==> flow/design.v <==
module atan
(
    input                       clk         ,
    input                       rst_n       ,
    input                       trig        ,
    output                      vld         ,
    input       signed  [16:0]  para_in     ,
    output  reg signed  [11:0]  atany            
);
reg                     run_latch   ;
reg             [3:0]   cnt         ;
reg     signed  [18:0]  tmp1        ;
reg     signed  [18:0]  tmp2        ;
wire    signed  [19:0]  y0          ;
reg     signed  [19:0]  xr          ;
reg     signed  [19:0]  yr          ;
reg     signed  [19:0]  x2          ;
reg     signed  [19:0]  y2          ;
always @(posedge clk or negedge rst_n)
begin
    if (!rst_n)
        run_latch <= 1'b0;
    else
    begin
        if (trig)
            run_latch <= 1'b1;
        else if (cnt == 4'd9)
            run_latch <= 1'b0;
    end
end
always @(posedge clk or negedge rst_n)
begin
    if (!rst_n)
        cnt <= 4'd0;
    else
    begin
        if (run_latch)
            cnt <= cnt + 4'd1;
        else
            cnt <= 4'd0;
    end
end
assign vld = (cnt == 4'd10);
assign y0 = para_in<<2;
always @(*)
begin
    if (run_latch)
    begin
        case(cnt)
            4'd0:
            begin
                tmp1 = y2>>>1;
                tmp2 = x2>>>1;
            end
            4'd1:
            begin
                tmp1 = y2>>>2;
                tmp2 = x2>>>2;
            end
            4'd2:
            begin
                tmp1 = y2>>>3;
                tmp2 = x2>>>3;
            end
            4'd3:
            begin
                tmp1 = y2>>>4;
                tmp2 = x2>>>4;
            end
            4'd4:
            begin
                tmp1 = y2>>>5;
                tmp2 = x2>>>5;
            end
            4'd5:
            begin
                tmp1 = y2>>>6;
                tmp2 = x2>>>6;
            end
            4'd6:
            begin
                tmp1 = y2>>>7;
                tmp2 = x2>>>7;
            end
            4'd7:
            begin
                tmp1 = y2>>>8;
                tmp2 = x2>>>8;
            end
            4'd8:
            begin
                tmp1 = y2>>>9;
                tmp2 = x2>>>9;
            end
            4'd9:
            begin
                tmp1 = y2>>>10;
                tmp2 = x2>>>10;
            end
            default:     
            begin
                tmp1 = 19'd0;
                tmp2 = 19'd0;
            end
        endcase
    end
    else
    begin
        tmp1 = 19'd0;
        tmp2 = 19'd0;
    end
end
always @(*)
begin
    if (run_latch)
    begin
        if ((x2[19] == y2[19]) | (x2 == 20'd0) | (y2 == 20'd0))
        begin
            xr = x2 + tmp1;
            yr = y2 - tmp2;
        end
        else
        begin
            xr = x2 - tmp1;
            yr = y2 + tmp2;
        end
    end
    else
    begin
        xr = 20'd0;
        yr = 20'd0;
    end
end
always @(posedge clk or negedge rst_n)
begin
    if (!rst_n)
    begin
        x2 <= 20'd0;
        y2 <= 20'd0;
    end
    else
    begin
        if (trig)
        begin
            if (~para_in[16]) 
            begin
                x2 <= 20'd1024 + y0;
                y2 <= y0 - 20'd1024;
            end
            else  
            begin
                x2 <= 20'd1024 - y0;
                y2 <= y0 + 20'd1024;
            end
        end
        else if (run_latch)
        begin
            x2 <= xr;
            y2 <= yr;
        end
    end
end
always @(posedge clk or negedge rst_n)
begin
    if (!rst_n)
        atany <= 12'd0;
    else 
    begin
        if (trig)
        begin
            if (~para_in[16]) 
                atany <= 12'd804;
            else 
                atany <= 12'd3292;
        end
        else if (run_latch)
        begin
            case (cnt)
                4'd0: 
                begin
                    if ((x2[19] == y2[19]) | (x2 == 20'd0) | (y2 == 20'd0))
                        atany <= atany + 12'd475;
                    else
                        atany <= atany - 12'd475;
                end
                4'd1: 
                begin
                    if ((x2[19] == y2[19]) | (x2 == 20'd0) | (y2 == 20'd0)) 
                        atany <= atany + 12'd251;
                    else
                        atany <= atany - 12'd251;
                end
                4'd2: 
                begin
                    if ((x2[19] == y2[19]) | (x2 == 20'd0) | (y2 == 20'd0)) 
                        atany <= atany + 12'd127;
                    else
                        atany <= atany - 12'd127;
                end
                4'd3: 
                begin
                    if ((x2[19] == y2[19]) | (x2 == 20'd0) | (y2 == 20'd0))
                        atany <= atany + 12'd64;
                    else
                        atany <= atany - 12'd64;
                end
                4'd4: 
                begin
                    if ((x2[19] == y2[19]) | (x2 == 20'd0) | (y2 == 20'd0))
                        atany <= atany + 12'd32;
                    else
                        atany <= atany - 12'd32;
                end
                4'd5: 
                begin
                    if ((x2[19] == y2[19]) | (x2 == 20'd0) | (y2 == 20'd0))
                        atany <= atany + 12'd16;
                    else
                        atany <= atany - 12'd16;
                end
                4'd6: 
                begin
                    if ((x2[19] == y2[19]) | (x2 == 20'd0) | (y2 == 20'd0))
                        atany <= atany + 12'd8;
                    else
                        atany <= atany - 12'd8;
                end
                4'd7: 
                begin
                    if ((x2[19] == y2[19]) | (x2 == 20'd0) | (y2 == 20'd0))
                        atany <= atany + 12'd4;
                    else
                        atany <= atany - 12'd4;
                end
                4'd8: 
                begin
                    if ((x2[19] == y2[19]) | (x2 == 20'd0) | (y2 == 20'd0))
                        atany <= atany + 12'd2;
                    else
                        atany <= atany - 12'd2;
                end
                4'd9: 
                begin
                    if ((x2[19] == y2[19]) | (x2 == 20'd0) | (y2 == 20'd0))
                        atany <= atany + 12'd1;
                    else
                        atany <= atany - 12'd1;
                end
            endcase
        end
    end
end
endmodule
---- Reports on atan ----
Tool output for the design above before and after an edit, in the order of the flow.
"unedited" refers to lines of the RTL above, "edited" to lines of the edited file.
"change": "edited" minus "unedited" as printed here.
Cell names lack the library's common part.
Not given: --
set-up
  design top .............................. atan
  clock port .............................. clk
  library ................................. sky130hd
  library corner .......................... tt_025C_1v80

---- Diff ----
The edit as a unified diff against the file above.
This change comes from a script, not from a designer. The edited design behaves differently; no optimisation was intended.
begin of diff
@@ -122,5 +122,5 @@
         else
         begin
-            xr = x2 - tmp1;
+            xr = x2 ^ tmp1;
             yr = y2 + tmp2;
         end
end of diff

---- After elaboration ----
Yosys after proc, flatten, opt, wreduce and memory -nomap, before mapping. Memory bits, and registers merged into a memory's read port (data or address), are not among the register bits. Print and check cells are not counted. Equal cells are merged and count once.
word-level totals
  item                             unedited  edited  change
  bits in registers                57        57      0
  latch bits                       0         0       0
  bits in writable memories        0         0       0
  bits in read-only memories       0         0       0
  word width x clocked read ports  0         0       0
  memory cells                     0         0       0
  bits of input ports              20        20      0
  output and inout bits            13        13      0
  cells after elaboration          82        82      0
cells by class
  item                              unedited  edited  change
  add/sub/neg operators             28        27      -1
  $mul                              0         0       0
  divide/modulo/power cells         0         0       0
  $lt $le $gt $ge                   0         0       0
  equality and inequality tests     11        11      0
  shift-type cells                  0         0       0
  muxes and demuxes                 29        29      0
  bitwise operators                 2         3       +1
  reductions and logical operators  7         7       0
operators with widths
  kind                                                           unedited  edited  change
  20-bit by 19-bit subtractor with 20-bit output                 2         1       -1
  20-bit by 19-bit bitwise XOR with 20-bit output                0         1       +1
  12-bit two-way mux                                             13        13      0
  20-bit two-way mux                                             8         8       0
  4-bit by 3-bit == test with 1-bit output with constant B       4         4       0
  4-bit == test with constant B                                  3         3       0
  12-bit by 7-bit adder with 12-bit output with constant B       2         2       0
  20-bit by 19-bit adder with 20-bit output                      2         2       0
  4-bit by 2-bit == test with 1-bit output with constant B       2         2       0
  20-bit zero test                                               2         2       0
  1-bit two-way mux                                              2         2       0
  19-bit two-way mux                                             2         2       0
  1-bit bitwise OR                                               2         2       0
  19-bit case mux with 10-bit select                             2         2       0
  2-bit nonzero test                                             2         2       0
  12-bit by 7-bit subtractor with 12-bit output with constant B  2         2       0
  12-bit by 1-bit adder with 12-bit output with constant B       1         1       0
  12-bit by 2-bit adder with 12-bit output with constant B       1         1       0
  12-bit by 3-bit adder with 12-bit output with constant B       1         1       0
  12-bit by 4-bit adder with 12-bit output with constant B       1         1       0
  12-bit by 5-bit adder with 12-bit output with constant B       1         1       0
  12-bit by 6-bit adder with 12-bit output with constant B       1         1       0
  12-bit by 8-bit adder with 12-bit output with constant B       1         1       0
  12-bit by 9-bit adder with 12-bit output with constant B       1         1       0
  19-bit by 12-bit adder with 20-bit output with constant B      1         1       0
  4-bit by 1-bit adder with 4-bit output with constant B         1         1       0
  1-bit == test                                                  1         1       0
  4-bit by 1-bit == test with 1-bit output with constant B       1         1       0
Not every row of either side is listed.

---- Longest topological paths ----
Yosys ltp: most cells in a row. Word level: on the elaborated netlist, between registers, memories and ports. Mapped: between sequential cells and ports; inverters and the memories' decode and read muxes count.
depth
  item                           unedited  edited  change
  depth after elaboration        7         7       0
  ABC_AREA                       0         0       --
  mapped depth                   25        25      0
  gate-level depth less buffers  21        23      +2

---- Mapped cells and area ----
Yosys stat after the flow's synthesis: flattened, memories mapped to cells. It holds for the ABC_AREA given above (unset counts as 0); a run with the other value may have another netlist.
mapped netlist
  item                             unedited   edited     change
  mapped cells                     1393       1309       -84
  cell area after synthesis (mm2)  0.0101385  0.009394   -0.0007445
  sequential area (mm2)            0.0014264  0.0014264  0.0000000
  mapped flip-flops                57         57         0
  buffers                          115        109        -6
cell types
  cell type  unedited  edited  change
  a22oi_1    45        100     +55
  clkbuf_1   67        81      +14
  a31oi_1    18        32      +14
  mux2i_1    29        16      -13
  a211oi_1   20        7       -13
  o21ai_0    102       113     +11
  xnor2_1    68        57      -11
  buf_2      18        7       -11
  nor2_1     99        90      -9
  a21o_1     32        23      -9
  nand3b_1   11        2       -9
  inv_1      49        41      -8
  nor3_1     23        31      +8
  o2bb2ai_1  8         0       -8
  a21oi_1    117       110     -7
  a222oi_1   14        7       -7
  nand4_1    9         2       -7
  nand2_1    132       126     -6
Not every row of either side is listed.

---- Timing after synthesis ----
Path of least setup slack by OpenSTA after synthesis, without wires, with an ideal clock, recovery checks aside; 20% of the period is set as input and as output delay. Where synthesis merged equal registers, the netlist keeps one of their names.
timing path after synthesis
  item                                 unedited                edited                  change
  path type                            flip-flop to flip-flop  flip-flop to flip-flop  --
  from                                 register cnt[0]         register cnt[0]         --
  to                                   register x2[18]         register x2[14]         --
  period (ns)                          6.0                     6.0                     0.0
  time at the first pin (ns)           0.000                   0.000                   0.000
  data arrival time (ns)               5.237                   4.206                   -1.031
  required time (ns)                   5.870                   5.917                   +0.047
  slack (ns)                           0.633                   1.711                   +1.078
  delay of the path (ns)               5.367                   4.289                   -1.078
  driving pins on the path             25                      18                      -7
  buffers on the path                  4                       4                       0
  period reached after synthesis (ns)  5.367                   4.289                   -1.078
"delay of the path" = arrival - input delay + setup time.
"driving pins on the path" counts driving pins, that of a launching flip-flop among them; a cell with two outputs on the path counts twice.
"period reached after synthesis" is the clock period less the worst setup slack; recovery checks do not enter. This is arithmetic on one report: input and output delays are still those of the set period (20% each).
The rows between start and end are the longest chain of elaborated cells between them; the timing report does not say that the signal goes this way. Where chains are equally long, one stands for them.
A line is the first line of the expression or statement that the cell stems from. Yosys adds cells for indexed reads and writes and turns some case tables into memories.
At most two assigning lines are given for a register; there are more.
on the way, after synthesis, unedited
  cells stage by stage .................... dfrtp_1 -> ha_1 -> buf_2 -> nor4_1 -> o22ai_1 -> nand2_1 -> clkbuf_1 -> buf_1 -> nor2_1 -> inv_1 -> ha_1 -> clkbuf_1 -> nand3_1 -> o21ai_0 -> xnor2_1 -> o21ai_0 -> ha_1 -> or3_1 -> o21ai_0 -> a2111oi_0 -> o32a_1 -> a221o_1 -> a41oi_1 -> xor2_1 -> o21ai_0
  length of the longest elaborated chain .. 7
ends and longest elaborated chain, after synthesis, unedited
  item                                            line  source
  start: declaration                              11    reg             [3:0]   cnt         ;
  start: assignment                               34    cnt <= 4'd0;
  start: assignment                               38    cnt <= cnt + 4'd1;
  4-bit == test                                   49    case(cnt)
  19-bit case mux with 10-bit select              49
  19-bit two-way mux                              47    if (run_latch)
  20-bit by 19-bit subtractor with 20-bit output  124   xr = x2 - tmp1;
  20-bit two-way mux                              117   if ((x2[19] == y2[19]) | (x2 == 20'd0) | (y2 == 20'd0))
  20-bit two-way mux                              156   else if (run_latch)
  20-bit two-way mux                              143   if (trig)
  end: assignment                                 147   x2 <= 20'd1024 + y0;
  end: assignment                                 152   x2 <= 20'd1024 - y0;
  end: declaration                                17    reg     signed  [19:0]  x2          ;
on the way, after synthesis, edited
  cells stage by stage .................... dfrtp_1 -> ha_1 -> buf_2 -> nor4_1 -> or3_1 -> clkbuf_1 -> clkbuf_1 -> buf_1 -> a31oi_1 -> ha_1 -> nand3_1 -> a21oi_1 -> nor3_1 -> nor4b_1 -> a31oi_1 -> or3_1 -> a311o_1 -> o21ai_0
  length of the longest elaborated chain .. 7
ends and longest elaborated chain, after synthesis, edited
  item                                       line  source
  start: declaration                         11    reg             [3:0]   cnt         ;
  start: assignment                          34    cnt <= 4'd0;
  start: assignment                          38    cnt <= cnt + 4'd1;
  4-bit == test                              49    case(cnt)
  19-bit case mux with 10-bit select         49
  19-bit two-way mux                         47    if (run_latch)
  20-bit by 19-bit adder with 20-bit output  119   xr = x2 + tmp1;
  20-bit two-way mux                         117   if ((x2[19] == y2[19]) | (x2 == 20'd0) | (y2 == 20'd0))
  20-bit two-way mux                         156   else if (run_latch)
  20-bit two-way mux                         143   if (trig)
  end: assignment                            147   x2 <= 20'd1024 + y0;
  end: assignment                            152   x2 <= 20'd1024 - y0;
  end: declaration                           17    reg     signed  [19:0]  x2          ;

---- Timing after layout ----
From the final timing report of each run of set A: the path of least setup slack in the routed layout; clock arrival at registers is part of the times.
timing path after layout
  item                        unedited                edited                  change
  path type                   flip-flop to flip-flop  flip-flop to flip-flop  --
  from                        register cnt[1]         register cnt[0]         --
  to                          register x2[18]         register y2[19]         --
  period (ns)                 5.7                     5.7                     0.0
  time at the first pin (ns)  0.34                    0.35                    +0.01
  data arrival time (ns)      5.51                    5.53                    +0.02
  required time (ns)          5.93                    5.94                    +0.01
  slack (ns)                  0.42                    0.41                    -0.01
  driving pins on the path    24                      21                      -3
  buffers on the path         2                       1                       -1
The rows between start and end are the longest chain of elaborated cells between them; the timing report does not say that the signal goes this way. Where chains are equally long, one stands for them.
At most two assigning lines are given for a register; there are more.
on the way, after layout, unedited
  cells stage by stage .................... dfrtp_1 -> inv_1 -> ha_2 -> a222oi_1 -> mux2i_1 -> a222oi_1 -> nor2_1 -> inv_1 -> ha_1 -> buf_4 -> nand3_1 -> o21ai_0 -> xnor2_1 -> o21ai_0 -> ha_1 -> or3_1 -> o21ai_0 -> a2111oi_0 -> buf_4 -> o32a_1 -> a221o_1 -> a41oi_1 -> xor2_1 -> o21ai_0
  length of the longest elaborated chain .. 7
ends and longest elaborated chain, after layout, unedited
  item                                            line  source
  start: declaration                              11    reg             [3:0]   cnt         ;
  start: assignment                               34    cnt <= 4'd0;
  start: assignment                               38    cnt <= cnt + 4'd1;
  4-bit == test                                   49    case(cnt)
  19-bit case mux with 10-bit select              49
  19-bit two-way mux                              47    if (run_latch)
  20-bit by 19-bit subtractor with 20-bit output  124   xr = x2 - tmp1;
  20-bit two-way mux                              117   if ((x2[19] == y2[19]) | (x2 == 20'd0) | (y2 == 20'd0))
  20-bit two-way mux                              156   else if (run_latch)
  20-bit two-way mux                              143   if (trig)
  end: assignment                                 147   x2 <= 20'd1024 + y0;
  end: assignment                                 152   x2 <= 20'd1024 - y0;
  end: declaration                                17    reg     signed  [19:0]  x2          ;
on the way, after layout, edited
  cells stage by stage .................... dfrtp_1 -> ha_1 -> nor3b_2 -> buf_4 -> a22oi_1 -> nand3_1 -> o31ai_1 -> and3b_1 -> a21oi_1 -> nor3_1 -> a21oi_1 -> ha_1 -> o21ai_0 -> nor4b_1 -> o41ai_1 -> and2_1 -> a311oi_1 -> o31ai_1 -> and2_1 -> mux2i_1 -> nand2_1
  length of the longest elaborated chain .. 7
ends and longest elaborated chain, after layout, edited
  item                                       line  source
  start: declaration                         11    reg             [3:0]   cnt         ;
  start: assignment                          34    cnt <= 4'd0;
  start: assignment                          38    cnt <= cnt + 4'd1;
  4-bit == test                              49    case(cnt)
  19-bit case mux with 10-bit select         49
  19-bit two-way mux                         47    if (run_latch)
  20-bit by 19-bit adder with 20-bit output  125   yr = y2 + tmp2;
  20-bit two-way mux                         117   if ((x2[19] == y2[19]) | (x2 == 20'd0) | (y2 == 20'd0))
  20-bit two-way mux                         156   else if (run_latch)
  20-bit two-way mux                         143   if (trig)
  end: assignment                            148   y2 <= y0 - 20'd1024;
  end: assignment                            153   y2 <= y0 + 20'd1024;
  end: declaration                           18    reg     signed  [19:0]  y2          ;

---- Flow runs ----
Runs of the flow (Yosys, OpenROAD) on both versions; the two runs of a pair have the same settings. The constraints put input and output delay at 20% of the set period each and load the outputs with 0.01 pF.
flow settings, set A
  CORE_UTILIZATION ........................ 40
  period_ns ............................... 5.7
  CAP_MARGIN .............................. 20
  CORE_MARGIN ............................. 2
  SLEW_MARGIN ............................. 20
measured results, set A
  item                                    unedited   edited     change
  netlist area reported by Yosys (mm2)    0.0101385  0.009394   -0.0007445
  area inside the die boundary (mm2)      0.0266359  0.0247276  -0.0019083
  standard-cell area after routing (mm2)  0.0109793  0.0103424  -0.0006369
  smallest setup slack (ns)               0.415      0.411      -0.004
  setup TNS (ns)                          0.000      0.000      0.000
flow settings, set B
  CAP_MARGIN .............................. 25
  CORE_ASPECT_RATIO ....................... 0.95
  CORE_UTILIZATION ........................ 39
  CTS_CLUSTER_SIZE ........................ 62
  GPL_ROUTABILITY_DRIVEN .................. 0
  SETUP_SLACK_MARGIN ...................... 0.24
  period_ns ............................... 4.07
  CORE_MARGIN ............................. 2
  SLEW_MARGIN ............................. 20
measured results, set B
  item                                    unedited   edited     change
  netlist area reported by Yosys (mm2)    0.0101385  0.009394   -0.0007445
  area inside the die boundary (mm2)      0.027302   0.0253447  -0.0019573
  standard-cell area after routing (mm2)  0.0152446  0.0129124  -0.0023322
  smallest setup slack (ns)               -0.596     -0.280     +0.316
  setup TNS (ns)                          -7.366     -1.670     +5.696
